==> flow/design.v <==
`timescale 1ns/1ps
module e0 (x, y);
	input [31:0] x;
	output [31:0] y;
	assign y = {x[1:0],x[31:2]} ^ {x[12:0],x[31:13]} ^ {x[21:0],x[31:22]};
endmodule
module e1 (x, y);
	input [31:0] x;
	output [31:0] y;
	assign y = {x[5:0],x[31:6]} ^ {x[10:0],x[31:11]} ^ {x[24:0],x[31:25]};
endmodule
module ch (x, y, z, o);
	input [31:0] x, y, z;
	output [31:0] o;
	assign o = z ^ (x & (y ^ z));
endmodule
module maj (x, y, z, o);
	input [31:0] x, y, z;
	output [31:0] o;
	assign o = (x & y) | (z & (x | y));
endmodule
module s0 (x, y);
	input [31:0] x;
	output [31:0] y;
	assign y[31:29] = x[6:4] ^ x[17:15];
	assign y[28:0] = {x[3:0], x[31:7]} ^ {x[14:0],x[31:18]} ^ x[31:3];
endmodule
module s1 (x, y);
	input [31:0] x;
	output [31:0] y;
	assign y[31:22] = x[16:7] ^ x[18:9];
	assign y[21:0] = {x[6:0],x[31:17]} ^ {x[8:0],x[31:19]} ^ x[31:10];
endmodule
`timescale 1ns/1ps
module sha256_transform #(
	parameter LOOP = 6'd4
) (
	input clk,
	input feedback,
	input [5:0] cnt,
	input [255:0] rx_state,
	input [511:0] rx_input,
	output reg [255:0] tx_hash
);
	localparam Ks = {
		32'h428a2f98, 32'h71374491, 32'hb5c0fbcf, 32'he9b5dba5,
		32'h3956c25b, 32'h59f111f1, 32'h923f82a4, 32'hab1c5ed5,
		32'hd807aa98, 32'h12835b01, 32'h243185be, 32'h550c7dc3,
		32'h72be5d74, 32'h80deb1fe, 32'h9bdc06a7, 32'hc19bf174,
		32'he49b69c1, 32'hefbe4786, 32'h0fc19dc6, 32'h240ca1cc,
		32'h2de92c6f, 32'h4a7484aa, 32'h5cb0a9dc, 32'h76f988da,
		32'h983e5152, 32'ha831c66d, 32'hb00327c8, 32'hbf597fc7,
		32'hc6e00bf3, 32'hd5a79147, 32'h06ca6351, 32'h14292967,
		32'h27b70a85, 32'h2e1b2138, 32'h4d2c6dfc, 32'h53380d13,
		32'h650a7354, 32'h766a0abb, 32'h81c2c92e, 32'h92722c85,
		32'ha2bfe8a1, 32'ha81a664b, 32'hc24b8b70, 32'hc76c51a3,
		32'hd192e819, 32'hd6990624, 32'hf40e3585, 32'h106aa070,
		32'h19a4c116, 32'h1e376c08, 32'h2748774c, 32'h34b0bcb5,
		32'h391c0cb3, 32'h4ed8aa4a, 32'h5b9cca4f, 32'h682e6ff3,
		32'h748f82ee, 32'h78a5636f, 32'h84c87814, 32'h8cc70208,
		32'h90befffa, 32'ha4506ceb, 32'hbef9a3f7, 32'hc67178f2};
	genvar i;
	generate
		for (i = 0; i < 64/LOOP; i = i + 1) begin : HASHERS
			wire [511:0] W;
			wire [255:0] state;
			if(i == 0)
				sha256_digester U (
					.clk(clk),
					.k(Ks[32*(63-cnt) +: 32]),
					.rx_w(feedback ? W : rx_input),
					.rx_state(feedback ? state : rx_state),
					.tx_w(W),
					.tx_state(state)
				);
			else
				sha256_digester U (
					.clk(clk),
					.k(Ks[32*(63-LOOP*i-cnt) +: 32]),
					.rx_w(feedback ? W : HASHERS[i-1].W),
					.rx_state(feedback ? state : HASHERS[i-1].state),
					.tx_w(W),
					.tx_state(state)
				);
		end
	endgenerate
	always @ (posedge clk)
	begin
		if (!feedback)
		begin
			tx_hash[(((0)+1)*(32)-1):((0)*(32))] <= rx_state[(((0)+1)*(32)-1):((0)*(32))] + HASHERS[64/LOOP-6'd1].state[(((0)+1)*(32)-1):((0)*(32))];
			tx_hash[(((1)+1)*(32)-1):((1)*(32))] <= rx_state[(((1)+1)*(32)-1):((1)*(32))] + HASHERS[64/LOOP-6'd1].state[(((1)+1)*(32)-1):((1)*(32))];
			tx_hash[(((2)+1)*(32)-1):((2)*(32))] <= rx_state[(((2)+1)*(32)-1):((2)*(32))] + HASHERS[64/LOOP-6'd1].state[(((2)+1)*(32)-1):((2)*(32))];
			tx_hash[(((3)+1)*(32)-1):((3)*(32))] <= rx_state[(((3)+1)*(32)-1):((3)*(32))] + HASHERS[64/LOOP-6'd1].state[(((3)+1)*(32)-1):((3)*(32))];
			tx_hash[(((4)+1)*(32)-1):((4)*(32))] <= rx_state[(((4)+1)*(32)-1):((4)*(32))] + HASHERS[64/LOOP-6'd1].state[(((4)+1)*(32)-1):((4)*(32))];
			tx_hash[(((5)+1)*(32)-1):((5)*(32))] <= rx_state[(((5)+1)*(32)-1):((5)*(32))] + HASHERS[64/LOOP-6'd1].state[(((5)+1)*(32)-1):((5)*(32))];
			tx_hash[(((6)+1)*(32)-1):((6)*(32))] <= rx_state[(((6)+1)*(32)-1):((6)*(32))] + HASHERS[64/LOOP-6'd1].state[(((6)+1)*(32)-1):((6)*(32))];
			tx_hash[(((7)+1)*(32)-1):((7)*(32))] <= rx_state[(((7)+1)*(32)-1):((7)*(32))] + HASHERS[64/LOOP-6'd1].state[(((7)+1)*(32)-1):((7)*(32))];
		end
	end
endmodule
module sha256_digester (clk, k, rx_w, rx_state, tx_w, tx_state);
	input clk;
	input [31:0] k;
	input [511:0] rx_w;
	input [255:0] rx_state;
	output reg [511:0] tx_w;
	output reg [255:0] tx_state;
	wire [31:0] e0_w, e1_w, ch_w, maj_w, s0_w, s1_w;
	e0	e0_blk	(rx_state[(((0)+1)*(32)-1):((0)*(32))], e0_w);
	e1	e1_blk	(rx_state[(((4)+1)*(32)-1):((4)*(32))], e1_w);
	ch	ch_blk	(rx_state[(((4)+1)*(32)-1):((4)*(32))], rx_state[(((5)+1)*(32)-1):((5)*(32))], rx_state[(((6)+1)*(32)-1):((6)*(32))], ch_w);
	maj	maj_blk	(rx_state[(((0)+1)*(32)-1):((0)*(32))], rx_state[(((1)+1)*(32)-1):((1)*(32))], rx_state[(((2)+1)*(32)-1):((2)*(32))], maj_w);
	s0	s0_blk	(rx_w[63:32], s0_w);
	s1	s1_blk	(rx_w[479:448], s1_w);
	wire [31:0] t1 = rx_state[(((7)+1)*(32)-1):((7)*(32))] + e1_w + ch_w + rx_w[31:0] + k;
	wire [31:0] t2 = e0_w + maj_w;
	wire [31:0] new_w = s1_w + rx_w[319:288] + s0_w + rx_w[31:0];
	always @ (posedge clk)
	begin
		tx_w[511:480] <= new_w;
		tx_w[479:0] <= rx_w[511:32];
		tx_state[(((7)+1)*(32)-1):((7)*(32))] <= rx_state[(((6)+1)*(32)-1):((6)*(32))];
		tx_state[(((6)+1)*(32)-1):((6)*(32))] <= rx_state[(((5)+1)*(32)-1):((5)*(32))];
		tx_state[(((5)+1)*(32)-1):((5)*(32))] <= rx_state[(((4)+1)*(32)-1):((4)*(32))];
		tx_state[(((4)+1)*(32)-1):((4)*(32))] <= rx_state[(((3)+1)*(32)-1):((3)*(32))] + t1;
		tx_state[(((3)+1)*(32)-1):((3)*(32))] <= rx_state[(((2)+1)*(32)-1):((2)*(32))];
		tx_state[(((2)+1)*(32)-1):((2)*(32))] <= rx_state[(((1)+1)*(32)-1):((1)*(32))];
		tx_state[(((1)+1)*(32)-1):((1)*(32))] <= rx_state[(((0)+1)*(32)-1):((0)*(32))];
		tx_state[(((0)+1)*(32)-1):((0)*(32))] <= t1 + t2;
	end
endmodule
`timescale 1ns/1ps
module fpgaminer_top (clk, rst, midstate, data, mask, golden_nonce, golden_valid);
   parameter LOOP_LOG2 = 5;
   localparam [5:0] LOOP = (6'd1 << LOOP_LOG2);
   localparam [31:0] GOLDEN_NONCE_OFFSET = (32'd1 << (7 - LOOP_LOG2)) + 32'd1;
   input clk;
   input rst;
   input [255:0] midstate;
   input [95:0]  data;
   input [31:0]  mask;
   output reg [31:0] golden_nonce;
   output reg 	     golden_valid;
   reg [255:0] state;
   reg [511:0] data_r;
   reg [31:0]  nonce;
   wire        hash_clk = clk;
   wire [255:0] hash, hash2;
   reg [5:0] 	cnt;
   reg 		feedback;
   sha256_transform #(.LOOP(LOOP)) uut (
					.clk(hash_clk),
					.feedback(feedback),
					.cnt(cnt),
					.rx_state(state),
					.rx_input(data_r),
					.tx_hash(hash)
					);
   sha256_transform #(.LOOP(LOOP)) uut2 (
					 .clk(hash_clk),
					 .feedback(feedback),
					 .cnt(cnt),
					 .rx_state(256'h5be0cd191f83d9ab9b05688c510e527fa54ff53a3c6ef372bb67ae856a09e667),
					 .rx_input({256'h0000010000000000000000000000000000000000000000000000000080000000, hash}),
					 .tx_hash(hash2)
					 );
   reg [255:0] 	midstate_buf, data_buf;
   reg [31:0] 	mask_buf;
   reg 		is_golden_ticket;
   reg 		feedback_d1;
   reg [2:0] 	primed;
   wire [5:0] 	cnt_next;
   wire [31:0] 	nonce_next;
   wire 	feedback_next;
   wire 	reset = rst;
   assign cnt_next =  reset ? 6'd0 : (LOOP == 1) ? 6'd0 : (cnt + 6'd1) & (LOOP-1);
   assign feedback_next = (LOOP == 1) ? 1'b0 : (cnt_next != {(LOOP_LOG2){1'b0}});
   assign nonce_next =
		      reset ? 32'd0 :
		      feedback_next ? nonce : (nonce + 32'd1);
   always @ (posedge hash_clk)
     begin
	midstate_buf <= midstate;
	data_buf <= {160'd0, data};
	mask_buf <= mask;
	cnt <= cnt_next;
	feedback <= feedback_next;
	feedback_d1 <= feedback;
	state <= midstate_buf;
	data_r <= {384'h000002800000000000000000000000000000000000000000000000000000000000000000000000000000000080000000, nonce_next, data_buf[95:0]};
	nonce <= nonce_next;
	if (reset)
	  primed <= 3'd0;
	else if (!feedback_d1 && primed != 3'd6)
	  primed <= primed + 3'd1;
	is_golden_ticket <= ((hash2[255:224] & mask_buf) == 32'h00000000) && !feedback_d1 && (primed == 3'd6) && !reset;
	if(is_golden_ticket)
	  begin
	     if (LOOP == 1)
	       golden_nonce <= nonce - 32'd131;
	     else if (LOOP == 2)
	       golden_nonce <= nonce - 32'd66;
	     else
	       golden_nonce <= nonce - GOLDEN_NONCE_OFFSET;
	  end
	golden_valid <= is_golden_ticket && !reset;
     end
endmodule
# Step by step through the tools: fpgaminer_top
# The steps from the RTL of fpgaminer_top to its reports follow in flow order.
# Lines are those of the file above, counted from 1.
# A cell with -- has no value.
[setup] top="fpgaminer_top" clock_port="clk" lib="sky130hd" corner="tt_025C_1v80"

# Word-level counts
# Yosys after proc, flatten, opt, wreduce and memory -nomap, before mapping. Memory bits, and registers merged into a memory's read port (data or address), are not among the register bits. Print and check cells are not counted. Equal cells are merged and count once.
[word_totals] word_cells=180 in_bits=386 out_inout_bits=33 regBits=4428
[classes] n_logic=69 addsub=62 reduce_and_logical=9 n_shift=2 n_eq=2 mux=11
[op_table] op="2048-bit by 32-bit variable part select with 32-bit output (first input constant)" n=2
[op_table] op="32-bit adder" n=48
[op_table] op="512-bit 2-to-1 mux" n=2
[op_table] op="256-bit 2-to-1 mux" n=4
[op_table] op="480-bit 2-to-1 mux" n=2
[op_table] op="32-bit bitwise XOR" n=24
[op_table] op="32-bit AND" n=13
[op_table] op="32-bit bitwise OR" n=8
[op_table] op="29-bit bitwise XOR" n=8
[op_table] op="22-bit bitwise XOR" n=8
[op_table] op="31-bit by 32-bit adder with 32-bit output (first input constant)" n=3
[op_table] op="32-bit adder (first input constant)" n=3
[op_table] op="32-bit 2-to-1 mux" n=2
[op_table] op="10-bit bitwise XOR" n=4
[op_table] op="29-bit by 32-bit adder with 32-bit output (first input constant)" n=1
[op_table] op="30-bit by 32-bit adder with 32-bit output (first input constant)" n=1
[op_table] op="32-bit by 1-bit adder with 32-bit output (second input constant)" n=1
[op_table] op="32-bit by 3-bit subtractor with 32-bit output (second input constant)" n=1
[op_table] op="32-bit zero test" n=1
[op_table] op="3-bit bitwise XOR" n=4
[op_table] op="6-bit by 5-bit subtractor with 7-bit output (first input constant)" n=1
[op_table] op="5-bit by 5-bit subtractor with 6-bit output (first input constant)" n=1
[op_table] op="6-bit nonzero test" n=1
[op_table] op="1-bit logical AND" n=5
[op_table] op="5-bit by 1-bit adder with 5-bit output (second input constant)" n=1
[op_table] op="5-bit 2-to-1 mux" n=1
[op_table] op="3-bit by 1-bit adder with 3-bit output (second input constant)" n=1
[op_table] op="3-bit == test (second input constant)" n=1
# Not listed: further kinds 2, cells in them 3.

# Logic depth
# Yosys ltp: most cells in a row. Word level: on the elaborated netlist, between registers, memories and ports. Mapped: between sequential cells and ports; inverters and the memories' decode and read muxes count.
[depth] word_depth=8 abc_area=0 depth_mapped=43 depth_no_buf=40

# Mapped cells and area
# Source: synth_stat.txt of the flow (Yosys; design flattened, memories mapped). It holds for the ABC_AREA given above (unset counts as 0); a run with the other value may have another netlist.
# The area totals of this step are shown rounded.
[mapped] buffers=541 ff_cells=4172 cell_count=17019 yosys_area_um2=189000 sequential_area_um2=86700
[by_type] cell_type="sky130_fd_sc_hd__dfxtp_1" n=3852 type_area_um2=7.71E+04
[by_type] cell_type="sky130_fd_sc_hd__mux2_2" n=1649 type_area_um2=1.86E+04
[by_type] cell_type="sky130_fd_sc_hd__fa_1" n=729 type_area_um2=1.46E+04
[by_type] cell_type="sky130_fd_sc_hd__xnor2_1" n=1470 type_area_um2=1.29E+04
[by_type] cell_type="sky130_fd_sc_hd__ha_1" n=778 type_area_um2=9.73E+03
[by_type] cell_type="sky130_fd_sc_hd__edfxtp_1" n=320 type_area_um2=9.61E+03
[by_type] cell_type="sky130_fd_sc_hd__mux2i_1" n=647 type_area_um2=6.48E+03
[by_type] cell_type="sky130_fd_sc_hd__inv_1" n=1676 type_area_um2=6.29E+03
[by_type] cell_type="sky130_fd_sc_hd__and2_1" n=753 type_area_um2=4.71E+03
[by_type] cell_type="sky130_fd_sc_hd__a21oi_1" n=661 type_area_um2=3.31E+03
[by_type] cell_type="sky130_fd_sc_hd__nor2_1" n=668 type_area_um2=2.51E+03
[by_type] cell_type="sky130_fd_sc_hd__xor2_1" n=276 type_area_um2=2.42E+03
[by_type] cell_type="sky130_fd_sc_hd__nand2_1" n=620 type_area_um2=2.33E+03
[by_type] cell_type="sky130_fd_sc_hd__a21o_1" n=288 type_area_um2=2.16E+03
[by_type] cell_type="sky130_fd_sc_hd__o21ai_0" n=395 type_area_um2=1.98E+03
[by_type] cell_type="sky130_fd_sc_hd__nand2b_1" n=224 type_area_um2=1.4E+03
[by_type] cell_type="sky130_fd_sc_hd__o21a_1" n=142 type_area_um2=1.07E+03
[by_type] cell_type="sky130_fd_sc_hd__buf_2" n=211 type_area_um2=1.06E+03
# Other cell types: 93; their cells: 1660.
# The figures by module come from a second, unflattened synthesis with its own total; it is not the netlist above.
[unflattened] cells_unflattened=18898 hier_area_um2=222000
# Rows give one instance, submodules left out.
[modules] module="sha256_digester" mod_seq_area_um2=15400 n_cells=2051 area_um2=26100 instances=4
[modules] module="sha256_transform #(LOOP=32)" mod_seq_area_um2=7690 n_cells=4401 area_um2=42000 instances=2
[modules] module="fpgaminer_top" mod_seq_area_um2=16600 n_cells=1124 area_um2=18600 instances=1
[modules] module="e0" mod_seq_area_um2=0.0 n_cells=32 area_um2=772 instances=4
[modules] module="e1" mod_seq_area_um2=0.0 n_cells=32 area_um2=764 instances=4
[modules] module="s0" mod_seq_area_um2=0.0 n_cells=32 area_um2=719 instances=4
[modules] module="s1" mod_seq_area_um2=0.0 n_cells=32 area_um2=626 instances=4
[modules] module="ch" mod_seq_area_um2=0.0 n_cells=32 area_um2=480 instances=4
[modules] module="maj" mod_seq_area_um2=0.0 n_cells=32 area_um2=360 instances=4

# Worst setup path after synthesis
# OpenSTA on the mapped netlist: ideal clock, no wires. The path of least setup slack (recovery checks aside). Input and output delay are each 20% of the period. Register names are those of the netlist, which keeps one name where synthesis merged equal registers.
[synth_timing] kind="reg2reg" from="register feedback" to="register uut2.HASHERS[0].genblk1.U.tx_state[153]" setup_ns=0.072 arrival_ns=16.415 period_ns=12.0 launch_ns=0.000 path_slack_ns=-4.487 required_ns=11.928 driving_pins=35 path_delay_ns=16.487 n_path_buf=5 period_less_setup_slack_ns=16.487
# "path_delay_ns" is the arrival time less input delay plus setup time.
# "driving_pins": output pins that drive a net of the path, with the launching flip-flop's if there is one; two outputs of one cell count as two.
# "period_less_setup_slack_ns" is the clock period less the worst setup slack; recovery checks do not enter. This is arithmetic on one report: input and output delays are still those of the set period (20% each).
# The rows between start and end are the longest chain of elaborated cells between them; the timing report does not say that the signal goes this way. Where chains are equally long, one stands for them.
# Each line given opens the expression or statement behind the cell; cells for indexed reads and writes are added by Yosys, which also makes memories of some case tables.
[synth_via] cell_sequence="sky130_fd_sc_hd__dfxtp_1 > sky130_fd_sc_hd__buf_2 > sky130_fd_sc_hd__buf_2 > sky130_fd_sc_hd__buf_2 > sky130_fd_sc_hd__inv_1 > sky130_fd_sc_hd__clkbuf_1 > sky130_fd_sc_hd__clkbuf_1 > sky130_fd_sc_hd__nor2_1 > sky130_fd_sc_hd__fa_1 > sky130_fd_sc_hd__fa_1 > sky130_fd_sc_hd__fa_1 > sky130_fd_sc_hd__inv_1 > sky130_fd_sc_hd__ha_1 > sky130_fd_sc_hd__a21o_1 > sky130_fd_sc_hd__a311o_1 > sky130_fd_sc_hd__o311a_1 > sky130_fd_sc_hd__nor2_1 > sky130_fd_sc_hd__o21ai_0 > sky130_fd_sc_hd__a31o_2 > sky130_fd_sc_hd__a21o_1 > sky130_fd_sc_hd__a21oi_1 > sky130_fd_sc_hd__o21ba_2 > sky130_fd_sc_hd__xnor2_1 > sky130_fd_sc_hd__ha_1 > sky130_fd_sc_hd__a21o_1 > sky130_fd_sc_hd__a2111oi_0 > sky130_fd_sc_hd__o21ai_0 > sky130_fd_sc_hd__a31oi_1 > sky130_fd_sc_hd__o211ai_1 > sky130_fd_sc_hd__a311oi_1 > sky130_fd_sc_hd__a2111oi_1 > sky130_fd_sc_hd__or3_1 > sky130_fd_sc_hd__a21o_1 > sky130_fd_sc_hd__a21oi_1 > sky130_fd_sc_hd__xnor2_1" elab_chain_cells=8 cone_cells=12 cone_lines=6 cone_classes="add/sub (5); mux (2); logic (5)"
[synth_rtl] item="from (decl)" line=151 source="reg feedback;"
[synth_rtl] item="from (assign)" line=188 source="feedback <= feedback_next;"
[synth_rtl] item="256-bit 2-to-1 mux" line=72 source=".rx_state(feedback ? state : rx_state),"
[synth_rtl] item="32-bit bitwise XOR x2" line=10 source="assign y = {x[5:0],x[31:6]} ^ {x[10:0],x[31:11]} ^ {x[24:0],x[31:25]};"
[synth_rtl] item="32-bit adder x4" line=116 source="wire [31:0] t1 = rx_state[(((7)+1)*(32)-1):((7)*(32))] + e1_w + ch_w + rx_w[31:0] + k;"
[synth_rtl] item="32-bit adder" line=126 source="tx_state[(((4)+1)*(32)-1):((4)*(32))] <= rx_state[(((3)+1)*(32)-1):((3)*(32))] + t1;"
[synth_rtl] item="to (assign)" line=126
[synth_rtl] item="to (decl)" line=108 source="output reg [255:0] tx_state;"

# Path in the finished layout
# Path of least setup slack in the final report of run 1 (OpenROAD, finished layout, wires in). Where an end is a register, its clock arrival counts in the times.
[layout_timing] kind="reg2reg" from="register cnt[0]" to="register uut.HASHERS[0].genblk1.U.tx_state[156]" driving_pins=37 n_path_buf=1 setup_ns=0.07 launch_ns=0.98 required_ns=12.91 path_slack_ns=1.38 period_ns=12.0 arrival_ns=11.53
# The rows between start and end are the longest chain of elaborated cells between them; the timing report does not say that the signal goes this way. Where chains are equally long, one stands for them.
[layout_via] cell_sequence="sky130_fd_sc_hd__dfxtp_1 > sky130_fd_sc_hd__buf_4 > sky130_fd_sc_hd__inv_1 > sky130_fd_sc_hd__ha_1 > sky130_fd_sc_hd__nor2_1 > sky130_fd_sc_hd__a211oi_1 > sky130_fd_sc_hd__a211oi_1 > sky130_fd_sc_hd__a21oi_1 > sky130_fd_sc_hd__fa_1 > sky130_fd_sc_hd__inv_1 > sky130_fd_sc_hd__ha_1 > sky130_fd_sc_hd__inv_1 > sky130_fd_sc_hd__fa_1 > sky130_fd_sc_hd__inv_1 > sky130_fd_sc_hd__ha_1 > sky130_fd_sc_hd__fa_1 > sky130_fd_sc_hd__a21oi_1 > sky130_fd_sc_hd__o21ai_1 > sky130_fd_sc_hd__o41a_2 > sky130_fd_sc_hd__a21o_1 > sky130_fd_sc_hd__a21o_1 > sky130_fd_sc_hd__xnor2_1 > sky130_fd_sc_hd__inv_1 > sky130_fd_sc_hd__ha_1 > sky130_fd_sc_hd__a21o_1 > sky130_fd_sc_hd__a21o_1 > sky130_fd_sc_hd__a21o_1 > sky130_fd_sc_hd__a22oi_1 > sky130_fd_sc_hd__o21ai_1 > sky130_fd_sc_hd__a221oi_1 > sky130_fd_sc_hd__maj3_1 > sky130_fd_sc_hd__a211oi_1 > sky130_fd_sc_hd__o21ai_0 > sky130_fd_sc_hd__o31ai_2 > sky130_fd_sc_hd__a21oi_1 > sky130_fd_sc_hd__o21ai_1 > sky130_fd_sc_hd__xor2_1" elab_chain_cells=4 cone_cells=4 cone_lines=3 cone_classes="add/sub (3); shift (1)"
[layout_rtl] item="from (assign)" line=187 source="cnt <= cnt_next;"
[layout_rtl] item="6-bit by 5-bit subtractor with 7-bit output" line=70 source=".k(Ks[32*(63-cnt) +: 32]),"
[layout_rtl] item="2048-bit by 32-bit variable part select with 32-bit output" line=70
[layout_rtl] item="32-bit adder" line=116 source="wire [31:0] t1 = rx_state[(((7)+1)*(32)-1):((7)*(32))] + e1_w + ch_w + rx_w[31:0] + k;"
[layout_rtl] item="32-bit adder" line=126 source="tx_state[(((4)+1)*(32)-1):((4)*(32))] <= rx_state[(((3)+1)*(32)-1):((3)*(32))] + t1;"
[layout_rtl] item="to (assign)" line=126
[layout_rtl] item="to (decl)" line=108 source="output reg [255:0] tx_state;"

Stored flow runs of fpgaminer_top (2 of them; Yosys, OpenROAD, sky130hd). They differ in their settings and are not a sequence. Constraints: input delay and output delay 20% of the set period each, output load 0.01 pF.
"achieved_period_ns" means the clock period less the worst setup slack. The figure is calculated, with input and output delays left at 20% of the set period.
"worst_path_allowed_less_slack_ns" = time allowed to the worst setup path (clock period - input delay - output delay, where it has them) - its slack; a late launch clock adds to it, a late capture clock takes from it.
Measured values are rounded.

[flow] run 1: files
==> flow/run.sh <==
#!/bin/bash
# the make line also repeats the synthesis and layout settings of config.mk as NAME=value (left out here)
make -C /OpenROAD-flow-scripts/flow DESIGN_CONFIG=/design/flow/config.mk WORK_HOME=/design/flow/orfs CLKGATE_MAP_FILE= finish
==> flow/config.mk <==
export PLATFORM = sky130hd
export DESIGN_NAME = fpgaminer_top
export DESIGN_NICKNAME = fpgaminer_top
export VERILOG_FILES = /design/flow/design.v
export SDC_FILE = /design/flow/constraint.sdc
export NUM_CORES = 4
export LEC_CHECK = 0
export CAP_MARGIN = 20
export CORE_MARGIN = 2
export CORE_UTILIZATION = 45
export PLACE_DENSITY = 0.6
export SLEW_MARGIN = 20
==> flow/constraint.sdc <==
create_clock -name core_clock -period 12.0 [get_ports {clk}]
set_input_delay 2.4000 -clock core_clock [delete_from_list [all_inputs] [get_ports {clk}]]
set_output_delay 2.4000 -clock core_clock [all_outputs]
set_load 0.01 [all_outputs]

[flow] run 1: metrics
[metrics] setup_ws_ns = 1.38
[metrics] timing.hold.ws_ns = 0.298
[metrics] worst_path_allowed_less_slack_ns = 10.62
[metrics] critical_path_kind = reg2reg
[metrics] total_die_area_um2 = 426000
[metrics] achieved_period_ns = 10.623
[metrics] total_negative_slack_ns = 0.000
[metrics] final_util_pct = 51.6
[metrics] final_cell_area_um2 = 217000
[metrics] post_synth_area_um2 = 189000

[flow] run 2: files
==> flow/run.sh <==
#!/bin/bash
# the make line also repeats the synthesis and layout settings of config.mk as NAME=value (left out here)
make -C /OpenROAD-flow-scripts/flow DESIGN_CONFIG=/design/flow/config.mk WORK_HOME=/design/flow/orfs CLKGATE_MAP_FILE= finish
==> flow/config.mk <==
export PLATFORM = sky130hd
export DESIGN_NAME = fpgaminer_top
export DESIGN_NICKNAME = fpgaminer_top
export VERILOG_FILES = /design/flow/design.v
export SDC_FILE = /design/flow/constraint.sdc
export NUM_CORES = 4
export LEC_CHECK = 0
export ABC_AREA = 1
export CAP_MARGIN = 20
export CORE_ASPECT_RATIO = 1.73
export CORE_MARGIN = 8
export CORE_UTILIZATION = 16
export GPL_TIMING_DRIVEN = 0
export MAX_ROUTING_LAYER = met5
export MIN_ROUTING_LAYER = met2
export PLACE_DENSITY = 0.91
export SETUP_SLACK_MARGIN = 5.0
export SLEW_MARGIN = 25
export TNS_END_PERCENT = 10
==> flow/constraint.sdc <==
create_clock -name core_clock -period 19.2 [get_ports {clk}]
set_input_delay 3.8400 -clock core_clock [delete_from_list [all_inputs] [get_ports {clk}]]
set_output_delay 3.8400 -clock core_clock [all_outputs]
set_load 0.01 [all_outputs]

[flow] run 2: not finished: routing ended with error GRT-0116
